==> flow/design.v <==
module FA_Structural(a,b,cin,sum,cout);
	input a,b,cin;
    output sum,cout;
    wire x,y,z;
    xor(x,a,b);
    xor(sum,x,cin);
    and(y,cin,x);
    and(z,a,b);
    or(cout,y,z);
endmodule
module RPA(a,b,cin,sum,cout);
	input [63:0] a,b;
    input cin;
    output wire [63:0] sum;
    output wire cout;
	wire c0,c1,c2,c3,c4,c5,c6,c7,c8,c9,c10,c11,c12,c13,c14,c15,c16,c17,c18,c19,c20,c21,c22,c23,c24,c25,c26,c27,c28,c29,c30,c31,c32,c33,c34,c35,c36,c37,c38,c39,c40,c41,c42,c43,c44,c45,c46,c47,c48,c49,c50,c51,c52,c53,c54,c55,c56,c57,c58,c59,c60,c61,c62;
	FA_Structural fa1(a[0],b[0],cin,sum[0],c0);
	FA_Structural fa2(a[1],b[1],c0,sum[1],c1);
	FA_Structural fa3(a[2],b[2],c1,sum[2],c2);
	FA_Structural fa4(a[3],b[3],c2,sum[3],c3);
    FA_Structural fa5(a[4],b[4],c3,sum[4],c4);
    FA_Structural fa6(a[5],b[5],c4,sum[5],c5);
    FA_Structural fa7(a[6],b[6],c5,sum[6],c6);
    FA_Structural fa8(a[7],b[7],c6,sum[7],c7);
    FA_Structural fa9(a[8],b[8],c7,sum[8],c8);
    FA_Structural fa10(a[9],b[9],c8,sum[9],c9);
    FA_Structural fa11(a[10],b[10],c9,sum[10],c10);
    FA_Structural fa12(a[11],b[11],c10,sum[11],c11);
    FA_Structural fa13(a[12],b[12],c11,sum[12],c12);
    FA_Structural fa14(a[13],b[13],c12,sum[13],c13);
    FA_Structural fa15(a[14],b[14],c13,sum[14],c14);
    FA_Structural fa16(a[15],b[15],c14,sum[15],c15);
    FA_Structural fa17(a[16],b[16],c15,sum[16],c16);
    FA_Structural fa18(a[17],b[17],c16,sum[17],c17);
    FA_Structural fa19(a[18],b[18],c17,sum[18],c18);
    FA_Structural fa20(a[19],b[19],c18,sum[19],c19);
    FA_Structural fa21(a[20],b[20],c19,sum[20],c20);
    FA_Structural fa22(a[21],b[21],c20,sum[21],c21);
    FA_Structural fa23(a[22],b[22],c21,sum[22],c22);
    FA_Structural fa24(a[23],b[23],c22,sum[23],c23);
    FA_Structural fa25(a[24],b[24],c23,sum[24],c24);
    FA_Structural fa26(a[25],b[25],c24,sum[25],c25);
    FA_Structural fa27(a[26],b[26],c25,sum[26],c26);
    FA_Structural fa28(a[27],b[27],c26,sum[27],c27);
    FA_Structural fa29(a[28],b[28],c27,sum[28],c28);
    FA_Structural fa30(a[29],b[29],c28,sum[29],c29);
    FA_Structural fa31(a[30],b[30],c29,sum[30],c30);
    FA_Structural fa32(a[31],b[31],c30,sum[31],c31);
    FA_Structural fa33(a[32],b[32],c31,sum[32],c32);
    FA_Structural fa34(a[33],b[33],c32,sum[33],c33);
    FA_Structural fa35(a[34],b[34],c33,sum[34],c34);
    FA_Structural fa36(a[35],b[35],c34,sum[35],c35);
    FA_Structural fa37(a[36],b[36],c35,sum[36],c36);	
    FA_Structural fa38(a[37],b[37],c36,sum[37],c37);
    FA_Structural fa39(a[38],b[38],c37,sum[38],c38);
    FA_Structural fa40(a[39],b[39],c38,sum[39],c39);
    FA_Structural fa41(a[40],b[40],c39,sum[40],c40);
    FA_Structural fa42(a[41],b[41],c40,sum[41],c41);
    FA_Structural fa43(a[42],b[42],c41,sum[42],c42);
    FA_Structural fa44(a[43],b[43],c42,sum[43],c43);
    FA_Structural fa45(a[44],b[44],c43,sum[44],c44);
    FA_Structural fa46(a[45],b[45],c44,sum[45],c45);
    FA_Structural fa47(a[46],b[46],c45,sum[46],c46);
    FA_Structural fa48(a[47],b[47],c46,sum[47],c47);
    FA_Structural fa49(a[48],b[48],c47,sum[48],c48);
    FA_Structural fa50(a[49],b[49],c48,sum[49],c49);
    FA_Structural fa51(a[50],b[50],c49,sum[50],c50);
    FA_Structural fa52(a[51],b[51],c50,sum[51],c51);
    FA_Structural fa53(a[52],b[52],c51,sum[52],c52);
    FA_Structural fa54(a[53],b[53],c52,sum[53],c53);
    FA_Structural fa55(a[54],b[54],c53,sum[54],c54);
    FA_Structural fa56(a[55],b[55],c54,sum[55],c55);
    FA_Structural fa57(a[56],b[56],c55,sum[56],c56);
    FA_Structural fa58(a[57],b[57],c56,sum[57],c57);
    FA_Structural fa59(a[58],b[58],c57,sum[58],c58);
    FA_Structural fa60(a[59],b[59],c58,sum[59],c59);
    FA_Structural fa61(a[60],b[60],c59,sum[60],c60);
    FA_Structural fa62(a[61],b[61],c60,sum[61],c61);
    FA_Structural fa63(a[62],b[62],c61,sum[62],c62);
    FA_Structural fa64(a[63],b[63],c62,sum[63],cout);
endmodule
module swap(input [63:0]in1, input [63:0]in2, output reg [63:0]out1, output reg [63:0]out2);
    always @(in1 or in2)
    begin
        if(in2[62:0]>in1[62:0])
        begin
            out2 = in1;
            out1 = in2;
        end
        else
        begin
            out1 = in1;
            out2 = in2;
        end
    end
endmodule
module shifter(input [63:0]A, input [10:0]shift, output [63:0]B);
    assign B = A>>shift;
endmodule
module split(input [63:0]A, output sign, output [10:0]exp, output [51:0]man);
    assign sign = A[63];
    assign exp  = A[62:52];
    assign man  = A[51:0];
endmodule
module dfa(input [63:0] I1, input [63:0] I2, output reg [63:0] Final_exp);
    wire[63:0] A,B;
    swap SW(I1,I2,A,B); 
    wire S1,S2;        
    wire [10:0] E1,E2; 
    wire [51:0] M1,M2; 
    split SP1(A,S1,E1,M1); 
    split SP2(B,S2,E2,M2); 
    wire [10:0]Expdiff; 
    assign Expdiff = E1-E2;
    wire [63:0] T1,T2,T3;  
    assign T1= {|E1,M1};   
    assign T2= {|E2,M2};   
    shifter BS(T2,Expdiff,T3); 
    wire [63:0]T4;
    assign T4 = {64{S1^S2}}^T3; 
    wire [63:0]Sum;
    wire Carry;
    RPA C1(T1,T4,S1^S2,Sum,Carry); 
    reg [51:0] M3,tmp; 
    reg [10:0] E3;
    integer i, j;
    reg found;
    always @(*)
    begin
        i=53;
        j=0;
        found=1'b0;
        tmp=Sum[51:0];
        if(Sum[53]==1)
        begin 
            M3=Sum[52:1];
            E3 = E1 + 1'b1;
        end
        else if(Sum[52]==0)
        begin
            for(j=1;j<=52;j=j+1)
            begin
                if(!found && Sum[52-j]==1'b1)
                begin
                    i=j;
                    found=1'b1;
                end
            end
            E3=E1-i;
            tmp=Sum[51:0];
            M3=tmp<<i;
        end
        else
        begin
            M3=Sum[51:0];
            E3=E1;
        end
    end
    always@(*) begin
        if(&E1 == 1'b1 || &E2 == 1'b1) begin
            Final_exp = 64'b0_11111111111_1111111111111111111111111111111111111111111111111111;	
        end
        else if((|E1== 1'b0) && (|M1[51:0]== 1'b0)) begin
            Final_exp = {S2,E2,M2[51:0]};
        end
        else if((|E2== 1'b0) && (|M2[51:0]== 1'b0)) begin
            Final_exp = {S1,E1,M1[51:0]};
        end
        else if(Sum[63:0] == 63'b0) begin
            Final_exp=64'b0;
        end
        else begin
            Final_exp = {S1,{11{|Sum}} & E3,M3};
        end
    end
endmodule
module fp64_add(input clk, input [63:0] a, input [63:0] b, output reg [63:0] s);
    reg  [63:0] a_q, b_q;
    wire [63:0] sum;
    dfa u_dfa(.I1(a_q), .I2(b_q), .Final_exp(sum));
    always @(posedge clk) begin
        a_q <= a;
        b_q <= b;
        s   <= sum;
    end
endmodule
Wiki page: fp64_add / tool data

From RTL to reports: fp64_add

Tool output for the design above before and after an edit, in the order of the flow.
"original" refers to lines of the RTL above, "edited" to lines of the edited file.
"change": "edited" minus "original" as printed here.
Operators carry their Yosys type and port widths (W data, S select, Z words).
Library cell names are shortened.
A cell with - has no value.

Top: fp64_add
Clock: clk
Library: sky130hd
Timing corner: tt_025C_1v80

Edit of the RTL

The edit as a unified diff against the file above.
The edit is scripted: it alters the design's behaviour and was not made to optimise anything.

```diff
@@ -24,5 +24,6 @@
     FA_Structural fa8(a[7],b[7],c6,sum[7],c7);
     FA_Structural fa9(a[8],b[8],c7,sum[8],c8);
-    FA_Structural fa10(a[9],b[9],c8,sum[9],c9);
+    assign sum[9] = 0;
+    assign c9 = c8;
     FA_Structural fa11(a[10],b[10],c9,sum[10],c10);
     FA_Structural fa12(a[11],b[11],c10,sum[11],c11);
```

Word level

Source: Yosys, flattened and elaborated, memories not mapped. Widths are those after wreduce; folded enables and synchronous resets count as part of the registers. Registers that Yosys merges into a memory's read port (data or address) are not register bits. Print and check cells do not count. Equal cells are merged and count once.

Cells by class:

| element                    | original | edited | change |
| reduce/logical cells       | 113      | 111    | -2 |
| add/subtract/negate cells  | 3        | 3      | 0 |
| muxes and demuxes          | 216      | 212    | -4 |
| bitwise gates (word level) | 293      | 288    | -5 |
| eq/ne operators            | 0        | 0      | 0 |
| shift operators            | 2        | 2      | 0 |
| $mul                       | 0        | 0      | 0 |
| order comparisons          | 1        | 1      | 0 |
| div/mod/pow operators      | 0        | 0      | 0 |

Operator list:

| cell                | original | edited | change |
| $mux W1             | 153      | 150    | -3 |
| $xor A1 B1 Y1       | 118      | 116    | -2 |
| $and A1 B1 Y1       | 116      | 114    | -2 |
| $logic_and A1 B1 Y1 | 53       | 52     | -1 |
| $mux W32            | 53       | 52     | -1 |
| $or A1 B1 Y1        | 53       | 52     | -1 |
| $logic_not A1 Y1    | 51       | 50     | -1 |
| $reduce_or A64 Y1   | 1        | 0      | -1 |
| $reduce_or A63 Y1   | 0        | 1      | +1 |

Unchanged operator kinds not shown: 17.

Storage and ports:

| element                         | original | edited | change |
| output and inout bits           | 64       | 64     | 0 |
| input port bits                 | 129      | 129    | 0 |
| ROM bits                        | 0        | 0      | 0 |
| memories kept                   | 0        | 0      | 0 |
| word-level cells                | 631      | 620    | -11 |
| clocked read ports x word width | 0        | 0      | 0 |
| RAM bits                        | 0        | 0      | 0 |
| latch bits                      | 0        | 0      | 0 |
| bits in registers               | 192      | 192    | 0 |

Depth

Depth = most cells in a row (Yosys ltp): at word level without a register or memory, in the mapped netlist without a sequential cell, where the memories' decode and read muxes count.

Logic depth:

| element                       | original | edited | change |
| word-level depth              | 376      | 369    | -7 |
| ABC_AREA                      | 0        | 0      | - |
| gate-level depth with buffers | 116      | 115    | -1 |
| gate-level depth less buffers | 100      | 99     | -1 |

Synthesis result

The flow's flattened synthesis, as Yosys stat reports it; memories are mapped. The netlist is that of the ABC_AREA named above (0 if unset); the other value can give another one.

Cell types:

| type     | original | edited | change |
| mux2i_1  | 129      | 213    | +84 |
| a21oi_1  | 254      | 172    | -82 |
| nor2_1   | 264      | 227    | -37 |
| nand2_1  | 341      | 308    | -33 |
| o211ai_1 | 52       | 32     | -20 |
| a221oi_1 | 54       | 37     | -17 |
| o22ai_1  | 29       | 12     | -17 |
| clkbuf_1 | 137      | 121    | -16 |
| inv_1    | 143      | 128    | -15 |
| a211oi_1 | 34       | 49     | +15 |
| nand4_1  | 46       | 33     | -13 |
| and2_1   | 27       | 14     | -13 |
| o21ai_1  | 10       | 21     | +11 |
| nor4_1   | 57       | 47     | -10 |
| nand2b_1 | 8        | 18     | +10 |
| nor3_1   | 44       | 52     | +8 |
| a221o_1  | 10       | 17     | +7 |
| a211o_1  | 6        | 13     | +7 |

Unchanged cell types not shown: 10.
Not every row of either side is listed.

Mapped netlist:

| element                            | original | edited  | change |
| sequential part of the area (um^2) | 3843.7   | 3843.7  | 0.0 |
| cells in the netlist               | 2719     | 2634    | -85 |
| flip-flop cells                    | 192      | 192     | 0 |
| synthesis area (um^2)              | 20165.6  | 20355.8 | +190.2 |
| buffer cells                       | 196      | 193     | -3 |

By module: a second synthesis without flattening, with its own total; a netlist apart from the flattened one above.

Second synthesis, totals:

| element                                        | original | edited  | change |
| cell total of the unflattened synthesis        | 2727     | 2728    | +1 |
| area total of the unflattened synthesis (um^2) | 23953.0  | 23944.2 | -8.8 |

Rows give one instance, submodules left out.

Modules, original:

| module        | area (um^2) | instances | cells |
| dfa           | 8777.2      | 1         | 1421 |
| shifter       | 5270.1      | 1         | 553 |
| fp64_add      | 3843.7      | 1         | 192 |
| swap          | 3819.9      | 1         | 369 |
| FA_Structural | 20.0        | 64        | 1 |
| split         | 480.5       | 2         | 64 |
| RPA           | 0.0         | 1         | 0 |

Modules, edited:

| module        | area (um^2) | instances | cells |
| dfa           | 8777.2      | 1         | 1421 |
| shifter       | 5270.1      | 1         | 553 |
| fp64_add      | 3843.7      | 1         | 192 |
| swap          | 3819.9      | 1         | 369 |
| FA_Structural | 20.0        | 63        | 1 |
| split         | 480.5       | 2         | 64 |
| RPA           | 11.3        | 1         | 2 |

Worst setup path after synthesis

Path of least setup slack by OpenSTA after synthesis, without wires, with an ideal clock, recovery checks aside; 20% of the period is set as input and as output delay. Where synthesis merged equal registers, the netlist keeps one of their names.

Timing post-synthesis:

| element                             | original             | edited               | change |
| path type                           | register to register | register to register | - |
| from                                | reg a_q[55]          | reg a_q[58]          | - |
| to                                  | reg s[61]            | reg s[60]            | - |
| stages on the path                  | 110                  | 109                  | -1 |
| time at the first pin (ns)          | 0.000                | 0.000                | 0.000 |
| setup time (ns)                     | 0.141                | 0.145                | +0.004 |
| delay of the path (ns)              | 32.370               | 30.669               | -1.701 |
| path buffers                        | 19                   | 20                   | +1 |
| arrival time (ns)                   | 32.229               | 30.524               | -1.705 |
| setup slack (ns)                    | -2.370               | -0.668               | +1.702 |
| period (ns)                         | 30.0                 | 30.0                 | 0.0 |
| period reached after synthesis (ns) | 32.37                | 30.668               | -1.702 |

"delay of the path" = arrival - input delay + setup time.
"stages on the path" counts driving pins, that of a launching flip-flop among them; a cell with two outputs on the path counts twice.
"period reached after synthesis" = period - worst setup slack (recovery checks aside). The figure is calculated, with input and output delays left at 20% of the set period.
Between the ends stands the longest chain of elaborated cells between them, by number of cells; it is not shown to be the way that was timed. Of several equally long chains one is given.
A line is the first line of the expression or statement that the cell stems from. Yosys adds cells for indexed reads and writes and turns some case tables into memories.

Between the ends, post-synthesis, original:
Cells stage by stage: dfxtp_1 clkbuf_1 inv_1 ha_1 clkbuf_1 nand4_1 a211oi_1 o21ai_2 nand2_4 buf_6 buf_6 clkbuf_1 buf_1 buf_1 clkbuf_1 clkbuf_1 clkbuf_1 clkbuf_1 [... 74 more ...] inv_1 or3_1 o41ai_1 inv_2 clkbuf_1 clkbuf_1 ha_1 a21o_1 a21o_1 and2_1 o21ai_0 nand2b_1 a2111oi_0 and3_1 o21ai_0 xor2_1 nand2_1 o211ai_1
Length of the longest elaborated chain: 376
Elaborated cells on any way between the ends: 625
Those cells by class: add/sub (3); compare (1); shift (1); mux (214); logic (293); reduce/logical (113)

Ends and longest elaborated chain, post-synthesis, original:

| element            | RTL line | source |
| start: declaration | 178      | `reg  [63:0] a_q, b_q;` |
| start: assignment  | 182      | `a_q <= a;` |
| $gt A63 B63 Y1     | 85       | `if(in2[62:0]>in1[62:0])` |
| $mux W64           | 85       |  |
| $sub A11 B11 Y11   | 114      | `assign Expdiff = E1-E2;` |
| $shr A53 B11 Y64   | 98       | `assign B = A>>shift;` |
| $xor A64 B64 Y64   | 120      | `assign T4 = {64{S1^S2}}^T3;` |
| $xor A1 B1 Y1      | 5        | `xor(x,a,b);` |
| $and A1 B1 Y1      | 7        | `and(y,cin,x);` |
| [... 362 more ...] | -        |  |
| $sub A11 B11 Y11   | 149      | `E3=E1-i;` |
| $mux W11           | 139      | `else if(Sum[52]==0)` |
| $mux W11           | 134      | `if(Sum[53]==1)` |
| $and A11 B11 Y11   | 173      | `Final_exp = {S1,{11{\|Sum}} & E3,M3};` |
| $mux W64           | 169      | `else if(Sum[63:0] == 63'b0) begin` |
| $mux W64           | 166      | `else if((\|E2== 1'b0) && (\|M2[51:0]== 1'b0)) begin` |
| $mux W64           | 163      | `else if((\|E1== 1'b0) && (\|M1[51:0]== 1'b0)) begin` |
| end: assignment    | 184      | `s   <= sum;` |
| end: declaration   | 177      | `module fp64_add(input clk, input [63:0] a, input [63:0] b, output reg [63:0] s);` |

Between the ends, post-synthesis, edited:
Cells stage by stage: dfxtp_1 inv_1 ha_1 buf_2 and3_4 a221o_1 a21oi_1 o21a_2 a21bo_4 a21oi_4 buf_6 buf_8 buf_12 buf_12 buf_6 buf_2 buf_4 clkbuf_1 [... 73 more ...] nor4_1 nand3_1 or4_1 nand3_1 inv_2 buf_1 clkbuf_1 clkbuf_1 fa_1 nand2_1 nand2_1 a21oi_1 o21ai_0 a211oi_1 a32oi_1 nor2_1 xor2_1 o221ai_1
Length of the longest elaborated chain: 369
Elaborated cells on any way between the ends: 614
Those cells by class: add/sub (3); compare (1); shift (1); mux (210); logic (288); reduce/logical (111)

Ends and longest elaborated chain, post-synthesis, edited:

| element            | RTL line | source |
| start: declaration | 179      | `reg  [63:0] a_q, b_q;` |
| start: assignment  | 183      | `a_q <= a;` |
| $gt A63 B63 Y1     | 86       | `if(in2[62:0]>in1[62:0])` |
| $mux W64           | 86       |  |
| $sub A11 B11 Y11   | 115      | `assign Expdiff = E1-E2;` |
| $shr A53 B11 Y64   | 99       | `assign B = A>>shift;` |
| $xor A64 B64 Y64   | 121      | `assign T4 = {64{S1^S2}}^T3;` |
| $xor A1 B1 Y1      | 5        | `xor(x,a,b);` |
| $and A1 B1 Y1      | 7        | `and(y,cin,x);` |
| [... 355 more ...] | -        |  |
| $sub A11 B11 Y11   | 150      | `E3=E1-i;` |
| $mux W11           | 140      | `else if(Sum[52]==0)` |
| $mux W11           | 135      | `if(Sum[53]==1)` |
| $and A11 B11 Y11   | 174      | `Final_exp = {S1,{11{\|Sum}} & E3,M3};` |
| $mux W64           | 170      | `else if(Sum[63:0] == 63'b0) begin` |
| $mux W64           | 167      | `else if((\|E2== 1'b0) && (\|M2[51:0]== 1'b0)) begin` |
| $mux W64           | 164      | `else if((\|E1== 1'b0) && (\|M1[51:0]== 1'b0)) begin` |
| end: assignment    | 185      | `s   <= sum;` |
| end: declaration   | 178      | `module fp64_add(input clk, input [63:0] a, input [63:0] b, output reg [63:0] s);` |

Timing after layout

From the final timing report of the runs of pair 1: the path of least setup slack in the routed layout; clock arrival at registers is part of the times.

Timing post-layout:

| element                    | original             | edited               | change |
| path type                  | register to register | register to register | - |
| from                       | reg a_q[4]           | reg a_q[29]          | - |
| to                         | reg s[31]            | reg s[13]            | - |
| setup time (ns)            | 0.08                 | 0.09                 | +0.01 |
| stages on the path         | 92                   | 85                   | -7 |
| period (ns)                | 30.0                 | 30.0                 | 0.0 |
| setup slack (ns)           | 0.74                 | 0.53                 | -0.21 |
| time at the first pin (ns) | 0.52                 | 0.51                 | -0.01 |
| arrival time (ns)          | 29.68                | 29.88                | +0.20 |
| path buffers               | 3                    | 5                    | +2 |

Between the ends stands the longest chain of elaborated cells between them, by number of cells; it is not shown to be the way that was timed. Of several equally long chains one is given.

Between the ends, post-layout, original:
Cells stage by stage: dfxtp_2 inv_1 ha_1 a211o_1 a31oi_1 a21oi_1 o41a_1 o311a_2 nor2_8 buf_12 nor2_1 a211oi_1 a21oi_1 mux2i_2 nand2_1 nand3_1 a21oi_2 a21oi_1 [... 56 more ...] nor2_2 nand2_1 o2bb2ai_1 a22oi_1 o21ai_1 a21oi_2 and2_4 buf_12 nor2b_1 nor2_1 nor2_1 nor2_1 a21o_1 mux2i_1 buf_4 o211ai_1 a21oi_1 o31a_1
Length of the longest elaborated chain: 375
Elaborated cells on any way between the ends: 622
Those cells by class: add/sub (1); compare (1); shift (2); mux (214); logic (292); reduce/logical (112)

Ends and longest elaborated chain, post-layout, original:

| element            | RTL line | source |
| start: declaration | 178      | `reg  [63:0] a_q, b_q;` |
| start: assignment  | 182      | `a_q <= a;` |
| $gt A63 B63 Y1     | 85       | `if(in2[62:0]>in1[62:0])` |
| $mux W64           | 85       |  |
| $sub A11 B11 Y11   | 114      | `assign Expdiff = E1-E2;` |
| $shr A53 B11 Y64   | 98       | `assign B = A>>shift;` |
| $xor A64 B64 Y64   | 120      | `assign T4 = {64{S1^S2}}^T3;` |
| $xor A1 B1 Y1      | 5        | `xor(x,a,b);` |
| $and A1 B1 Y1      | 7        | `and(y,cin,x);` |
| [... 361 more ...] | -        |  |
| $mux W32           | 134      | `if(Sum[53]==1)` |
| $shl A52 B32 Y52   | 151      | `M3=tmp<<i;` |
| $mux W52           | 139      | `else if(Sum[52]==0)` |
| $mux W52           | 134      |  |
| $mux W64           | 169      | `else if(Sum[63:0] == 63'b0) begin` |
| $mux W64           | 166      | `else if((\|E2== 1'b0) && (\|M2[51:0]== 1'b0)) begin` |
| $mux W64           | 163      | `else if((\|E1== 1'b0) && (\|M1[51:0]== 1'b0)) begin` |
| end: assignment    | 184      | `s   <= sum;` |
| end: declaration   | 177      | `module fp64_add(input clk, input [63:0] a, input [63:0] b, output reg [63:0] s);` |

Between the ends, post-layout, edited:
Cells stage by stage: dfxtp_2 inv_1 ha_1 nand4_1 or4_4 nor4_4 buf_4 a22oi_2 a21oi_4 buf_12 buf_16 mux2i_1 mux2i_1 mux2i_1 nand2_1 a311o_1 nand3_1 a21boi_0 [... 49 more ...] inv_1 fa_2 and4_1 buf_6 and4_4 nand2_2 nor2_1 nor2_1 nand4b_1 nor3_2 buf_4 clkinv_1 nor2_1 a32o_2 nor2_1 a211oi_1 o221ai_1 a22oi_1
Length of the longest elaborated chain: 368
Elaborated cells on any way between the ends: 611
Those cells by class: add/sub (1); compare (1); shift (2); mux (210); logic (287); reduce/logical (110)

Ends and longest elaborated chain, post-layout, edited:

| element            | RTL line | source |
| start: declaration | 179      | `reg  [63:0] a_q, b_q;` |
| start: assignment  | 183      | `a_q <= a;` |
| $gt A63 B63 Y1     | 86       | `if(in2[62:0]>in1[62:0])` |
| $mux W64           | 86       |  |
| $sub A11 B11 Y11   | 115      | `assign Expdiff = E1-E2;` |
| $shr A53 B11 Y64   | 99       | `assign B = A>>shift;` |
| $xor A64 B64 Y64   | 121      | `assign T4 = {64{S1^S2}}^T3;` |
| $xor A1 B1 Y1      | 5        | `xor(x,a,b);` |
| $and A1 B1 Y1      | 7        | `and(y,cin,x);` |
| [... 354 more ...] | -        |  |
| $mux W32           | 135      | `if(Sum[53]==1)` |
| $shl A52 B32 Y52   | 152      | `M3=tmp<<i;` |
| $mux W52           | 140      | `else if(Sum[52]==0)` |
| $mux W52           | 135      |  |
| $mux W64           | 170      | `else if(Sum[63:0] == 63'b0) begin` |
| $mux W64           | 167      | `else if((\|E2== 1'b0) && (\|M2[51:0]== 1'b0)) begin` |
| $mux W64           | 164      | `else if((\|E1== 1'b0) && (\|M1[51:0]== 1'b0)) begin` |
| end: assignment    | 185      | `s   <= sum;` |
| end: declaration   | 178      | `module fp64_add(input clk, input [63:0] a, input [63:0] b, output reg [63:0] s);` |

Measured runs

Runs of the flow (Yosys, OpenROAD) on both versions; the two runs of a pair have the same settings. The constraints put input and output delay at 20% of the set period each and load the outputs with 0.01 pF.

Settings, pair 1:
CORE_UTILIZATION: 25
period_ns: 30.0
CAP_MARGIN: 20
CORE_MARGIN: 2
SLEW_MARGIN: 20

Measured results, pair 1:

| element                                | original | edited  | change |
| setup slack of the worst path (ns)     | 0.741    | 0.532   | -0.209 |
| post-layout utilization (%)            | 31.4     | 30.8    | -0.6 |
| power (µW)                             | 2379     | 2491    | +112 |
| area of the die (um^2)                 | 82949.8  | 83720.5 | +770.7 |
| area of the synthesized netlist (um^2) | 20165.6  | 20355.8 | +190.2 |

Settings, pair 2:
CORE_ASPECT_RATIO: 0.5
CORE_MARGIN: 5
CORE_UTILIZATION: 51
CTS_CLUSTER_DIAMETER: 292
MIN_ROUTING_LAYER: met1
PLACE_DENSITY_LB_ADDON: 0.13
SETUP_SLACK_MARGIN: 0.29
SLEW_MARGIN: 25
period_ns: 32.3
CAP_MARGIN: 20

Measured results, pair 2:

| element                                | original | edited  | change |
| setup slack of the worst path (ns)     | 0.754    | 1.049   | +0.295 |
| post-layout utilization (%)            | 60.3     | 60.5    | +0.2 |
| power (µW)                             | 2082     | 2254    | +172 |
| area of the die (um^2)                 | 43857.7  | 44251.8 | +394.1 |
| area of the synthesized netlist (um^2) | 20165.6  | 20355.8 | +190.2 |

"power" is the tool's figure for a default switching activity; nothing was simulated.
